==> flow/design.v <==
module PC(
	input CLK,
	input RST,
	input EN,
	input [15:0] NEXT,
	output reg [15:0] ADDR
);
always @(posedge CLK) begin
	if (RST)
		ADDR <= 16'd0;
	else if (EN)
		ADDR <= NEXT;
end
endmodule
module DECODER(
	input [15:0] COMMAND,
	output reg [3:0] CAL,
	output reg [1:0] MODE,
	output reg [7:0] IM,
	output reg [3:0] REG_A,
	output reg [3:0] REG_B,
	output reg [3:0] REG_O,
	output reg [1:0] REG_O_TYPE,
	output reg [1:0] JUMP_MODE,  
	output reg REG_WRITE,
	output reg [1:0] SEL,  
	output reg MEM_WRITE,
	output reg INOUT_FLAG
);
always @* begin
	CAL = 4'b0000;
	MODE = 2'b10;
	IM = 8'd0;
	REG_A = 4'd0;
	REG_B = 4'd0;
	REG_O = 4'd0;
	REG_O_TYPE = 2'b11;
	JUMP_MODE = 2'b11;
	REG_WRITE = 1'b0;
	SEL = 2'b00;
	MEM_WRITE = 1'b0;
	INOUT_FLAG = 1'b0;
	if (COMMAND[15] == 1) begin
		CAL[3] = 1'b0;
		CAL[2:0] = COMMAND[14:12];
		MODE = 2'b00;
		IM = COMMAND[7:0];
		REG_A = COMMAND[11:8];
		SEL = 2'b10;
		REG_WRITE = 1;
	end
	else if (COMMAND[14] == 1) begin
		CAL = COMMAND[13:10];
		if (COMMAND[9:8] == 2'b00) begin
			MODE = 2'b00;
			REG_A = COMMAND[7:4];
			REG_B = COMMAND[3:0];
			SEL = 2'b00;
			REG_WRITE = 1;
		end
		else if (COMMAND[9:8] == 2'b01) begin
			MODE = 2'b01;
			REG_A = COMMAND[7:4];
			REG_B = COMMAND[3:0];
			SEL = 2'b00;
			REG_WRITE = 0;
		end
		else if (COMMAND[9:8] == 2'b10) begin
			MODE = 2'b10;
			REG_O_TYPE = COMMAND[13:12];
			INOUT_FLAG = COMMAND[11];
			REG_O = COMMAND[7:4];
			REG_A = COMMAND[3:0];
			SEL = 2'b01;
			REG_WRITE = 1;
		end
		else begin
			MODE = 2'b11;
			REG_A = COMMAND[7:4];
			REG_B = COMMAND[3:0];
			SEL = 2'b00;
			REG_WRITE = COMMAND[10];
			MEM_WRITE = ~COMMAND[10];
		end
	end
	else if (COMMAND[12] == 1) begin
		if (COMMAND[7:4] == 4'b0000) begin
			CAL = 4'b0000;
			MODE = 2'b10;
			SEL = 2'b11;
			JUMP_MODE = COMMAND[9:8];
			if (COMMAND[3:0] == 4'b0000) begin
				REG_A = 4'd12;
				REG_B = 4'd13;
			end
			else begin
				REG_A = 4'd14;
				REG_B = 4'd15;
			end
			REG_WRITE = 0;
		end
		else if (COMMAND[7:4] == 4'b0001) begin
			CAL = 4'b1011;
			MODE = 2'b00;
			REG_A = COMMAND[3:0];
			IM = 8'b00000000;
			SEL = 2'b10;
			REG_WRITE = 1;
		end
		else if (COMMAND[7:4] == 4'b0010) begin
			CAL = 4'b0000;
			MODE = 2'b10;
			REG_O_TYPE = 2'b10;
			REG_O = COMMAND[3:0];
			SEL = 2'b01;
			REG_WRITE = 0;
			JUMP_MODE = 2'b10;
		end
	end
end
endmodule
module REG_DC (
	input CLK,
	input EN,
	input [127:0] REG_R,
	input [1:0] SEL,
	input [3:0] REG_A_ADDR,
	input [3:0] REG_B_ADDR,
	input [3:0] REG_O_ADDR,
	input [7:0] IM,
	output reg [7:0] REG_A,
	output reg [7:0] REG_B
 );
 wire [7:0] REG_A_VALUE = REG_R[REG_A_ADDR*8 +: 8];
 wire [7:0] REG_B_VALUE = REG_R[REG_B_ADDR*8 +: 8];
 always @(posedge CLK) begin
	if (EN) begin
		case (SEL)
			2'b00: begin
				REG_A <= REG_A_VALUE;
				REG_B <= REG_B_VALUE;
			end
			2'b01: begin
				REG_A <= {4'b0000, REG_O_ADDR};
				REG_B <= 8'd0;
			end
			2'b10: begin
				REG_A <= REG_A_VALUE;
				REG_B <= IM;
			end
			2'b11: begin
				REG_A <= {4'b0000, REG_B_ADDR};
				REG_B <= 8'd0;
			end
		endcase
	end
 end
 endmodule
module ALU(
	input CLK,
	input RST,
	input EN,
	input KILL,
	input [7:0] IN_A,
	input [7:0] IN_B,
	input [3:0] CAL,
	input [1:0] MODE,
	output [7:0] OUT,
	output C_OUT,
	output reg F_OUT
);
reg [8:0] RESULT;
assign C_OUT = RESULT[8];
assign OUT = RESULT[7:0];
wire C_IN = RESULT[8];
always @(posedge CLK) begin
	if (RST) begin
		RESULT <= 9'd0;
		F_OUT <= 1'b0;
	end
	else if (EN) begin
		if (KILL) begin
			RESULT <= 9'd0;
			F_OUT <= 1'b0;
		end
		else begin
			case (MODE)
				2'b00: begin
					case (CAL)
						4'b0000: RESULT <= IN_A + IN_B;
						4'b0001: RESULT <= IN_A - IN_B;
						4'b0010: RESULT <= $signed(IN_A) * $signed(IN_B);
						4'b0011: RESULT <= IN_A << IN_B;
						4'b0100: RESULT <= IN_A >> IN_B;
						4'b0101: RESULT <= IN_A & IN_B;
						4'b0110: RESULT <= IN_A | IN_B;
						4'b0111: RESULT <= IN_A ^ IN_B;
						4'b1000: RESULT <= $unsigned(IN_A) * $unsigned(IN_B);
						4'b1001: RESULT <= IN_A + IN_B + C_IN;
						4'b1010: RESULT <= IN_A - IN_B - C_IN;
						4'b1011: RESULT <= ~IN_A;
						default: RESULT <= 9'b000000000;
					endcase
					F_OUT <= 0;
				end
				2'b01: begin
					case (CAL)
						4'b0000: F_OUT <= IN_A == IN_B;
						4'b0001: F_OUT <= IN_A != IN_B;
						4'b0010: F_OUT <= IN_A < IN_B;
						4'b0011: F_OUT <= IN_A > IN_B;
						4'b0100: F_OUT <= IN_A <= IN_B;
						4'b0101: F_OUT <= IN_A >= IN_B;
						default: F_OUT <= 0;
					endcase
					RESULT <= 9'b000000000;
				end
				default: begin
					F_OUT <= 0;
					RESULT <= {1'b0, IN_A};
				end
			endcase
		end
	end
end
endmodule
module MEM(
	input CLK,
	input EN,
	input KILL,
	input [7:0] REG_A,
	input [7:0] REG_B,
	input [7:0] ADDR,
	input [1:0] MODE,
	input MEM_WRITE,
	output reg [7:0] Q
);
reg [7:0] MEM [255:0];
always @(posedge CLK) begin
	if (EN) begin
		if (MODE == 2'b11) begin
			if (MEM_WRITE) begin
				if (!KILL)
					MEM[REG_B] <= REG_A;
			end
			else
				Q <= MEM[REG_B];
		end
		else
			Q <= ADDR;
	end
end
endmodule
module REG_WB(
	input CLK,
	input RST,
	input EN,
	input REG_WRITE,
	input F_FLAG,
	input INOUT_FLAG,
	input [7:0] INT_FLAG_OUT,
	input [15:0] PC,
	input [3:0] REG_A_ADDR,
	input [1:0] MODE,
	input [1:0] JUMP_MODE,
	input [1:0] REG_O_TYPE,
	input [7:0] DATA,
	input [31:0] INPUT,
	output reg [15:0] NEXT,
	output [127:0] REG_R_OUT,
	output [63:0] REG_IO_OUT,
	output [63:0] REG_INT_FLAG_OUT,
	output INT_PROCESS
);
reg [7:0]  REG_R  [15:0];
reg [7:0]  REG_IO [7:0];
reg [23:0] REG_INT [7:0];
reg INT_FLAG;
reg [15:0] INT_PREV_PC;
assign INT_PROCESS = INT_FLAG;
genvar g;
generate
	for (g = 0; g < 16; g = g + 1) begin : gen_r
		assign REG_R_OUT[g*8 +: 8] = REG_R[g];
	end
	for (g = 0; g < 8; g = g + 1) begin : gen_io
		assign REG_IO_OUT[g*8 +: 8] = REG_IO[g];
		assign REG_INT_FLAG_OUT[g*8 +: 8] = REG_INT[g][23:16];
	end
endgenerate
wire [7:0] IO_READ = DATA[2] ? INPUT[DATA[1:0]*8 +: 8] : REG_IO[DATA[2:0]];
integer i;
always @(posedge CLK) begin
	if (RST) begin
		NEXT <= 16'd0;
		INT_FLAG <= 1'b0;
		INT_PREV_PC <= 16'd0;
		for (i = 0; i < 16; i = i + 1)
			REG_R[i] <= 8'd0;
		for (i = 0; i < 8; i = i + 1) begin
			REG_IO[i] <= 8'd0;
			REG_INT[i] <= 24'd0;
		end
	end
	else if (EN) begin
		if ((INT_FLAG_OUT != 8'b0) & !INT_FLAG) begin
			INT_FLAG <= 1;
			if (INT_FLAG_OUT[0])
				NEXT <= REG_INT[0][15:0];
			else if (INT_FLAG_OUT[1])
				NEXT <= REG_INT[1][15:0];
			else if (INT_FLAG_OUT[2])
				NEXT <= REG_INT[2][15:0];
			else if (INT_FLAG_OUT[3])
				NEXT <= REG_INT[3][15:0];
			else if (INT_FLAG_OUT[4])
				NEXT <= REG_INT[4][15:0];
			else if (INT_FLAG_OUT[5])
				NEXT <= REG_INT[5][15:0];
			else if (INT_FLAG_OUT[6])
				NEXT <= REG_INT[6][15:0];
			else
				NEXT <= REG_INT[7][15:0];
			INT_PREV_PC <= PC;
		end
		else if (REG_WRITE) begin
			case (MODE)
				2'b00: REG_R[REG_A_ADDR] <= DATA;
				2'b11: REG_R[REG_A_ADDR] <= DATA;
				2'b10: begin
					REG_IO[4] <= INPUT[7:0];
					REG_IO[5] <= INPUT[15:8];
					REG_IO[6] <= INPUT[23:16];
					REG_IO[7] <= INPUT[31:24];
					case (REG_O_TYPE)
						2'b00: begin
							if (INOUT_FLAG)
								REG_R[REG_A_ADDR] <= IO_READ;
							else
								REG_IO[DATA[2:0]] <= REG_R[REG_A_ADDR];
						end
						2'b01: begin
							if (REG_A_ADDR == 4'd0) begin
								REG_INT[DATA[2:0]][15:8] <= REG_R[12];
								REG_INT[DATA[2:0]][7:0] <= REG_R[13];
							end
							else begin
								REG_INT[DATA[2:0]][15:8] <= REG_R[14];
								REG_INT[DATA[2:0]][7:0] <= REG_R[15];
							end
						end
						2'b10: REG_INT[DATA[2:0]][23:16] <= REG_R[REG_A_ADDR];
						default: ;
					endcase
				end
				default: ;
			endcase
			NEXT <= PC + 16'b1;
		end
		else begin
			case (JUMP_MODE)
				2'b00: begin
					NEXT[15:8] <= REG_R[REG_A_ADDR];
					NEXT[7:0] <= REG_R[DATA[3:0]];
				end
				2'b01: begin
					if (F_FLAG) begin
						NEXT[15:8] <= REG_R[REG_A_ADDR];
						NEXT[7:0] <= REG_R[DATA[3:0]];
					end
					else
						NEXT <= PC + 16'b1;
				end
				2'b10: begin
					NEXT <= INT_PREV_PC;
					INT_FLAG <= 0;
				end
				default: NEXT <= PC + 16'b1;
			endcase
		end
	end
end
endmodule
module INPUT_INT(
	input CLK,
	input RST,
	input EN,
	input [7:0] INPUT,
	input [7:0] REG_INT,
	output reg INT_FLAG
);
reg [7:0] PREV_INPUT;
always @(posedge CLK) begin
	if (RST) begin
		INT_FLAG <= 1'b0;
		PREV_INPUT <= 8'd0;
	end
	else if (EN) begin
		if (REG_INT[1:0] == 2'b01)
			INT_FLAG <= |(~PREV_INPUT & INPUT);
		else if (REG_INT[1:0] == 2'b11)
			INT_FLAG <= |(PREV_INPUT & ~INPUT);
		else
			INT_FLAG <= 0;
		PREV_INPUT <= INPUT;
	end
end
endmodule
module TIMER_INT(
	input CLK,
	input RST,
	input EN,
	input [7:0] REG_INT,
	output reg INT_FLAG
);
reg [5:0] TIMER_COUNT;
reg [9:0] CNT;
wire CLK_TIMER = CNT == 10'd999;
always @(posedge CLK) begin
	if (RST) begin
		INT_FLAG <= 1'b0;
		TIMER_COUNT <= 6'd0;
		CNT <= 10'd0;
	end
	else if (EN) begin
		if (REG_INT[0] & (REG_INT[7:2] == TIMER_COUNT) & CLK_TIMER) begin
			INT_FLAG <= 1;
			TIMER_COUNT <= 6'b0;
		end
		else if (CLK_TIMER) begin
			TIMER_COUNT <= TIMER_COUNT + 6'b1;
		end
		else
			INT_FLAG <= 0;
		if (CNT == 10'd999)
			CNT <= 10'd0;
		else
			CNT <= CNT + 10'd1;
	end
end
endmodule
module AYUMU(
	input CLK,
	input RST,
	input [31:0] INPUT,
	output [31:0] OUTPUT,
	output [15:0] IADDR,
	input [15:0] IDATA
);
reg [4:0] CLKS;
always @(posedge CLK) begin
	if (RST)
		CLKS <= 5'b00001;
	else begin
		case (CLKS)
			5'b00001: CLKS <= 5'b00010;
			5'b00010: CLKS <= 5'b00100;
			5'b00100: CLKS <= 5'b01000;
			5'b01000: CLKS <= 5'b10000;
			5'b10000: CLKS <= 5'b00001;
			default: CLKS <= 5'b00001;
		endcase
	end
end
wire EN_DC  = CLKS[0];
wire EN_EX  = CLKS[1];
wire EN_MEM = CLKS[2];
wire EN_WB  = CLKS[3];
wire EN_FT  = CLKS[4];
reg F_FLAG;
always @(posedge CLK) begin
	if (RST)
		F_FLAG <= 1'b0;
	else if (EN_EX)
		F_FLAG <= F_OUT;
end
wire [15:0] NEXT;
wire [15:0] ADDR;
wire [15:0] COMMAND;
wire [3:0] CAL;
wire [1:0] MODE;
wire [7:0] IM;
wire [3:0] REG_A_ADDR;
wire [3:0] REG_B_ADDR;
wire [3:0] REG_O_ADDR;
wire [1:0] REG_O_TYPE;
wire [1:0] JUMP_MODE;
wire REG_WRITE;
wire [1:0] SEL;
wire MEM_WRITE;
wire INOUT_FLAG;
wire [127:0] REG_R;
wire [63:0] REG_IO;
wire [63:0] REG_INT;
wire [7:0] REG_A;
wire [7:0] REG_B;
wire [7:0] INT_FLAG_OUT;
wire [7:0] ALU_OUT;
wire C_OUT;
wire F_OUT;
wire [7:0] DATA;
wire INT_PROCESS;
wire INT_TAKE = (INT_FLAG_OUT != 8'b0) & !INT_PROCESS;
assign OUTPUT[31:0] = REG_IO[31:0];
assign IADDR = ADDR;
assign COMMAND = IDATA;
PC PC(.CLK(CLK), .RST(RST), .EN(EN_FT), .NEXT(NEXT), .ADDR(ADDR));
DECODER DECODER(.COMMAND(COMMAND), .CAL(CAL), .MODE(MODE), .IM(IM), .REG_A(REG_A_ADDR), .REG_B(REG_B_ADDR),
															 .REG_O(REG_O_ADDR), .REG_O_TYPE(REG_O_TYPE), .JUMP_MODE(JUMP_MODE), .REG_WRITE(REG_WRITE),
															 .SEL(SEL), .MEM_WRITE(MEM_WRITE), .INOUT_FLAG(INOUT_FLAG));
REG_DC REG_DC(.CLK(CLK), .EN(EN_DC), .REG_R(REG_R), .SEL(SEL), .REG_A_ADDR(REG_A_ADDR),
													.REG_B_ADDR(REG_B_ADDR), .REG_O_ADDR(REG_O_ADDR), .IM(IM), .REG_A(REG_A), .REG_B(REG_B));
ALU ALU(.CLK(CLK), .RST(RST), .EN(EN_EX), .KILL(INT_TAKE), .IN_A(REG_A), .IN_B(REG_B), .CAL(CAL), .MODE(MODE), .OUT(ALU_OUT), .C_OUT(C_OUT), .F_OUT(F_OUT));
MEM MEM(.CLK(CLK), .EN(EN_MEM), .KILL(INT_TAKE), .REG_A(REG_A), .REG_B(REG_B), .ADDR(ALU_OUT), .MODE(MODE), .MEM_WRITE(MEM_WRITE), .Q(DATA));
REG_WB REG_WB(.CLK(CLK), .RST(RST), .EN(EN_WB), .REG_WRITE(REG_WRITE), .F_FLAG(F_FLAG), .INOUT_FLAG(INOUT_FLAG), .INT_FLAG_OUT(INT_FLAG_OUT), .PC(ADDR), .REG_A_ADDR(REG_A_ADDR), .MODE(MODE),
													  .JUMP_MODE(JUMP_MODE), .REG_O_TYPE(REG_O_TYPE), .DATA(DATA), .INPUT(INPUT), .NEXT(NEXT), .REG_R_OUT(REG_R), .REG_IO_OUT(REG_IO), .REG_INT_FLAG_OUT(REG_INT), .INT_PROCESS(INT_PROCESS));
INPUT_INT INPUT_0(.CLK(CLK), .RST(RST), .EN(EN_WB), .INPUT(INPUT[7:0]), .REG_INT(REG_INT[7:0]), .INT_FLAG(INT_FLAG_OUT[0]));
INPUT_INT INPUT_1(.CLK(CLK), .RST(RST), .EN(EN_WB), .INPUT(INPUT[15:8]), .REG_INT(REG_INT[15:8]), .INT_FLAG(INT_FLAG_OUT[1]));
INPUT_INT INPUT_2(.CLK(CLK), .RST(RST), .EN(EN_WB), .INPUT(INPUT[23:16]), .REG_INT(REG_INT[23:16]), .INT_FLAG(INT_FLAG_OUT[2]));
INPUT_INT INPUT_3(.CLK(CLK), .RST(RST), .EN(EN_WB), .INPUT(INPUT[31:24]), .REG_INT(REG_INT[31:24]), .INT_FLAG(INT_FLAG_OUT[3]));
TIMER_INT TIMER_0 (.CLK(CLK), .RST(RST), .EN(EN_WB), .REG_INT(REG_INT[39:32]), .INT_FLAG(INT_FLAG_OUT[4]));
TIMER_INT TIMER_1 (.CLK(CLK), .RST(RST), .EN(EN_WB), .REG_INT(REG_INT[47:40]), .INT_FLAG(INT_FLAG_OUT[5]));
TIMER_INT TIMER_2 (.CLK(CLK), .RST(RST), .EN(EN_WB), .REG_INT(REG_INT[55:48]), .INT_FLAG(INT_FLAG_OUT[6]));
TIMER_INT TIMER_3 (.CLK(CLK), .RST(RST), .EN(EN_WB), .REG_INT(REG_INT[63:56]), .INT_FLAG(INT_FLAG_OUT[7]));
endmodule
Step by step through the tools: AYUMU
Tool output for the design above, in the order of the flow.
Line numbers count from 1 in the design file above.
Operators: Yosys type, input widths -> output width; for muxes data width and select width s.
{ "inputs": {"top_module": "AYUMU", "clock_port": "CLK", "library": "sky130hd", "pvt_corner": "tt_025C_1v80"} }

Word level
Counts by Yosys on the flattened word-level netlist (proc, flatten, opt, wreduce; memories kept). Print and check cells are left out.
Yosys's memory passes give these memory sizes; they may raise the number of words (mostly to a power of two), join words into wider ones and drop unused or constant bits.
{ "word_totals": {"input_bits": 50, "mem_bits_ro": 0, "ram_bits": 2432, "word_cells": 488, "n_memories": 4, "latch_bits": 0, "out_inout_bits": 48, "reg_bits": 193} }
{ "memory_table": {"columns": ["memory", "size", "word_bits", "line_no", "rtl"], "rows": [
  ["MEM.MEM", 256, 8, 238, "reg [7:0] MEM [255:0];"],
  ["REG_WB.REG_INT", 8, 24, 277, "reg [23:0] REG_INT [7:0];"],
  ["REG_WB.REG_R", 16, 8, 275, "reg [7:0]  REG_R  [15:0];"],
  ["REG_WB.REG_IO", 8, 8, 276, "reg [7:0]  REG_IO [7:0];"]
]} }
{ "op_classes": {"muxes": 302, "n_eq": 53, "div_mod_pow": 0, "compare": 4, "n_logic": 36, "shift": 5, "reduce_logical": 37, "multipliers": 2, "addsub": 13} }
{ "ops": {"columns": ["cell", "count"], "rows": [
  ["$mux 24", 34],
  ["$mux 8", 82],
  ["$shiftx 128x8->8", 2],
  ["$mul 8x8->9", 2],
  ["$mux 4", 29],
  ["$pmux 9 s12", 1],
  ["$mux 1", 98],
  ["$pmux 8 s3", 4],
  ["$and 8x8->8", 9],
  ["$not 8->8", 8],
  ["$reduce_or 8->1", 8],
  ["$mux 2", 28],
  ["$mux 6", 8],
  ["$add 10x1->10 const B", 4],
  ["$eq 10x10->1 const B", 4],
  ["$mux 10", 4],
  ["$shiftx 32x6->8", 1],
  ["$mux 3", 9],
  ["$add 6x1->6 const B", 4],
  ["$eq 6x6->1", 4],
  ["$eq 2x2->1 const B", 11],
  ["$reduce_and 2->1", 10],
  ["$pmux 5 s4", 1],
  ["$eq 2x1->1 const B", 9],
  ["$pmux 9 s2", 1],
  ["$add 16x1->16 const B", 1],
  ["$eq 4x3->1 const B", 4],
  ["$eq 4x4->1 const B", 4]
]} }
Not listed: further kinds 36, cells in them 68.

Logic depth
Depth = most cells in a row (Yosys ltp): at word level without a register or memory, in the mapped netlist without a sequential cell, where the memories' decode and read muxes count.
{ "logic_depth": {"ltp_word": 15, "abc_area": 0, "ltp_mapped": 20, "ltp_nobuf": 18} }

Synthesis result
The flow's flattened synthesis, as Yosys stat reports it; memories are mapped. The netlist is that of the ABC_AREA named above (0 if unset); the other value can give another one.
{ "types": {"columns": ["cell", "count", "area_total_um2"], "rows": [
  ["sky130_fd_sc_hd__edfxtp_1", 2428, 7.29E+04],
  ["sky130_fd_sc_hd__mux4_2", 676, 1.52E+04],
  ["sky130_fd_sc_hd__dfxtp_1", 181, 3.62E+03],
  ["sky130_fd_sc_hd__nor2_1", 860, 3.23E+03],
  ["sky130_fd_sc_hd__mux2i_1", 312, 3.12E+03],
  ["sky130_fd_sc_hd__nand2_1", 264, 990.95],
  ["sky130_fd_sc_hd__a21oi_1", 173, 865.83],
  ["sky130_fd_sc_hd__ha_1", 69, 863.328],
  ["sky130_fd_sc_hd__fa_1", 33, 660.634],
  ["sky130_fd_sc_hd__clkbuf_1", 175, 656.88],
  ["sky130_fd_sc_hd__nand3_1", 119, 595.571],
  ["sky130_fd_sc_hd__xor2_1", 67, 586.813],
  ["sky130_fd_sc_hd__xnor2_1", 64, 560.538],
  ["sky130_fd_sc_hd__buf_6", 49, 551.779],
  ["sky130_fd_sc_hd__inv_1", 147, 551.779],
  ["sky130_fd_sc_hd__o21ai_0", 91, 455.437],
  ["sky130_fd_sc_hd__mux4_1", 17, 446.678],
  ["sky130_fd_sc_hd__mux2_2", 37, 416.65]
]} }
Other cell types: 91; their cells: 897.
{ "synth_totals": {"seqArea_um2": 76533.4, "mapped_cells": 6659, "area_um2": 112684.3, "ff_cells": 2609, "buf_cells": 402} }
By module: a second synthesis without flattening, with its own total; a netlist apart from the flattened one above.
{ "hier_totals": {"cells_unflattened": 7182, "area_unflattened_um2": 114767.6} }
Each row is one instance without its submodules.
{ "modules": {"columns": ["module", "mod_seq_area_um2", "cells", "n_inst", "area_um2"], "rows": [
  ["MEM", 61739.2, 3773, 1, 79834.1],
  ["REG_WB", 12191.7, 1746, 1, 20548.5],
  ["ALU", 200.2, 660, 1, 4987.3],
  ["TIMER_INT", 340.3, 95, 4, 850.8],
  ["REG_DC", 480.5, 256, 1, 2778.9],
  ["INPUT_INT", 180.2, 49, 4, 450.4],
  ["DECODER", 0.0, 97, 1, 590.6],
  ["PC", 320.3, 52, 1, 580.6],
  ["AYUMU", 120.1, 22, 1, 242.7]
]} }

Worst setup path after synthesis
Source: OpenSTA report_checks on the synthesized netlist (no wires, ideal clock, input and output delay 20% of the period each), path of least setup slack; recovery checks are left aside. Register names are those of the netlist, which keeps one name where synthesis merged equal registers.
{ "synth_timing": {"kind": "reg2reg", "start": "reg REG_DC.REG_A[1]", "end": "reg ALU.RESULT[8]", "setup_slack_ns": 1.833, "required_time_ns": 9.919, "path_buffers": 0, "arrival_time_ns": 8.086, "setup_ns": 0.081, "period_ns": 10.0, "driving_pins": 17, "delay_ns": 8.167, "t_first_pin_ns": 0.000, "period_less_setup_slack_ns": 8.167} }
"delay_ns" = arrival - input delay + setup time.
"driving_pins": output pins that drive a net of the path, with the launching flip-flop's if there is one; two outputs of one cell count as two.
"period_less_setup_slack_ns" is the clock period less the worst setup slack; recovery checks do not enter. This is arithmetic on one report: input and output delays are still those of the set period (20% each).
A register here has more assigning lines than the two given.
{ "synth_between": {"path_cell_list": "sky130_fd_sc_hd__edfxtp_1 > sky130_fd_sc_hd__inv_1 > sky130_fd_sc_hd__nor2_1 > sky130_fd_sc_hd__inv_1 > sky130_fd_sc_hd__fa_1 > sky130_fd_sc_hd__fa_1 > sky130_fd_sc_hd__fa_1 > sky130_fd_sc_hd__fa_1 > sky130_fd_sc_hd__inv_1 > sky130_fd_sc_hd__ha_1 > sky130_fd_sc_hd__a21oi_1 > sky130_fd_sc_hd__xnor2_1 > sky130_fd_sc_hd__xnor2_1 > sky130_fd_sc_hd__xnor2_1 > sky130_fd_sc_hd__a31oi_1 > sky130_fd_sc_hd__o221a_2 > sky130_fd_sc_hd__a41oi_1"} }
{ "synth_lines": {"columns": ["element", "line_no", "rtl"], "rows": [
  ["from (decl)", 131, "output reg [7:0] REG_A,"],
  ["from (assign)", 144, "REG_A <= {4'b0000, REG_O_ADDR};"],
  ["from (assign)", 152, "REG_A <= {4'b0000, REG_B_ADDR};"],
  ["to (assign)", 190, "4'b0000: RESULT <= IN_A + IN_B;"],
  ["to (assign)", 191, "4'b0001: RESULT <= IN_A - IN_B;"],
  ["to (decl)", 172, "reg [8:0] RESULT;"]
]} }
No chain of elaborated cells between the ends is given.

Path in the finished layout
Path of least setup slack in the final report of stored run 1 (OpenROAD, finished layout, wires in). Where an end is a register, its clock arrival counts in the times.
{ "layout_timing": {"kind": "reg2reg", "start": "reg REG_DC.REG_A[3]", "end": "reg ALU.RESULT[8]", "setup_ns": 0.07, "path_buffers": 0, "period_ns": 6.0, "required_time_ns": 6.75, "t_first_pin_ns": 0.84, "arrival_time_ns": 6.00, "driving_pins": 19, "setup_slack_ns": 0.75} }
A register here has more assigning lines than the two given.
{ "layout_between": {"path_cell_list": "sky130_fd_sc_hd__edfxtp_1 > sky130_fd_sc_hd__inv_1 > sky130_fd_sc_hd__nor2_1 > sky130_fd_sc_hd__ha_1 > sky130_fd_sc_hd__fa_1 > sky130_fd_sc_hd__ha_1 > sky130_fd_sc_hd__inv_1 > sky130_fd_sc_hd__fa_1 > sky130_fd_sc_hd__inv_1 > sky130_fd_sc_hd__ha_1 > sky130_fd_sc_hd__fa_1 > sky130_fd_sc_hd__a21o_1 > sky130_fd_sc_hd__a21oi_2 > sky130_fd_sc_hd__xnor2_1 > sky130_fd_sc_hd__xnor2_1 > sky130_fd_sc_hd__xnor2_1 > sky130_fd_sc_hd__a31oi_1 > sky130_fd_sc_hd__o221a_2 > sky130_fd_sc_hd__a41oi_2"} }
{ "layout_lines": {"columns": ["element", "line_no", "rtl"], "rows": [
  ["from (decl)", 131, "output reg [7:0] REG_A,"],
  ["from (assign)", 144, "REG_A <= {4'b0000, REG_O_ADDR};"],
  ["from (assign)", 152, "REG_A <= {4'b0000, REG_B_ADDR};"],
  ["to (assign)", 190, "4'b0000: RESULT <= IN_A + IN_B;"],
  ["to (assign)", 191, "4'b0001: RESULT <= IN_A - IN_B;"],
  ["to (decl)", 172, "reg [8:0] RESULT;"]
]} }
No chain of elaborated cells between the ends is given.

--- measured runs ---
Flow measurements of AYUMU on sky130hd: 4 stored runs with different settings, listed in no order. Input and output delays are each 20% of the period that was set; the output load is 0.01 pF.
"achieved_period_ns" is the run's clock period less its worst setup slack. It is reckoned from that one timing run; input and output delays stay at 20% of the period that was set.
"critical_path_time_ns" means the part of the period allowed to the worst setup path (the constraints hold back 20% at inputs and 20% at outputs) less its slack; where the path has registers, the arrival times of their clocks count too.
"design_power_uw": no workload was simulated; the value follows from the tool's default switching activity.
[
  {
    "run": "stored run 1",
    "settings": { "CORE_UTILIZATION": 40, "CTS_CLUSTER_SIZE": 37, "MAX_ROUTING_LAYER": "met5", "TNS_END_PERCENT": 35, "period_ns": 6.0, "CAP_MARGIN": 20, "CORE_MARGIN": 2, "SLEW_MARGIN": 20 },
    "results": { "final_die_area_um2": 285974.0, "synthesis_area_um2": 112684.3, "critical_path_time_ns": 5.25, "timing.worst_path_kind": "reg2reg", "timing.setup.ws_ns": 0.746, "achieved_period_ns": 5.254, "ws_hold_ns": 0.462, "design_power_uw": 47048, "fin_tns_ns": 0.000, "final_stdcell_area_um2": 127148.0, "finish.utilization_pct": 45.4 }
  },
  {
    "run": "stored run 2",
    "settings": { "CELL_PAD_IN_SITES_DETAIL_PLACEMENT": 2, "CELL_PAD_IN_SITES_GLOBAL_PLACEMENT": 1, "CORE_ASPECT_RATIO": 1.61, "CORE_MARGIN": 5, "CORE_UTILIZATION": 15, "CTS_CLUSTER_DIAMETER": 309, "GPL_ROUTABILITY_DRIVEN": 1, "MAX_ROUTING_LAYER": "met4", "PLACE_DENSITY_LB_ADDON": 0.02, "SETUP_SLACK_MARGIN": -0.08, "SLEW_MARGIN": 0, "period_ns": 6.09, "CAP_MARGIN": 20 },
    "results": { "achieved_period_ns": 5.617, "ws_hold_ns": 0.463, "final_stdcell_area_um2": 140495.0, "finish.utilization_pct": 18.7, "synthesis_area_um2": 112684.3, "fin_tns_ns": 0.000, "timing.setup.ws_ns": 0.473, "critical_path_time_ns": 5.62, "timing.worst_path_kind": "reg2reg", "final_die_area_um2": 769152.0, "design_power_uw": 50798 }
  },
  {
    "run": "stored run 3",
    "settings": { "CORE_UTILIZATION": 40, "CTS_CLUSTER_SIZE": 70, "MAX_ROUTING_LAYER": "met4", "period_ns": 6.0, "CAP_MARGIN": 20, "CORE_MARGIN": 2, "SLEW_MARGIN": 20 },
    "results": { "ws_hold_ns": 0.456, "synthesis_area_um2": 112684.3, "timing.setup.ws_ns": 0.917, "design_power_uw": 47236, "final_stdcell_area_um2": 128313.0, "critical_path_time_ns": 5.08, "timing.worst_path_kind": "reg2reg", "final_die_area_um2": 285974.0, "achieved_period_ns": 5.083, "fin_tns_ns": 0.000, "finish.utilization_pct": 45.8 }
  },
  {
    "run": "stored run 4",
    "settings": { "CAP_MARGIN": 40, "CORE_UTILIZATION": 51, "CTS_CLUSTER_DIAMETER": 37, "GPL_TIMING_DRIVEN": 0, "PLACE_DENSITY_LB_ADDON": 0.11, "SETUP_SLACK_MARGIN": 0.05, "period_ns": 7.83, "CORE_MARGIN": 2, "SLEW_MARGIN": 20 },
    "results": { "timing.setup.ws_ns": 1.298, "final_stdcell_area_um2": 136132.0, "ws_hold_ns": 0.459, "design_power_uw": 42896, "finish.utilization_pct": 62.0, "fin_tns_ns": 0.000, "synthesis_area_um2": 112684.3, "final_die_area_um2": 224723.0, "critical_path_time_ns": 4.97, "timing.worst_path_kind": "in2reg", "achieved_period_ns": 6.532 }
  }
]
--- end ---
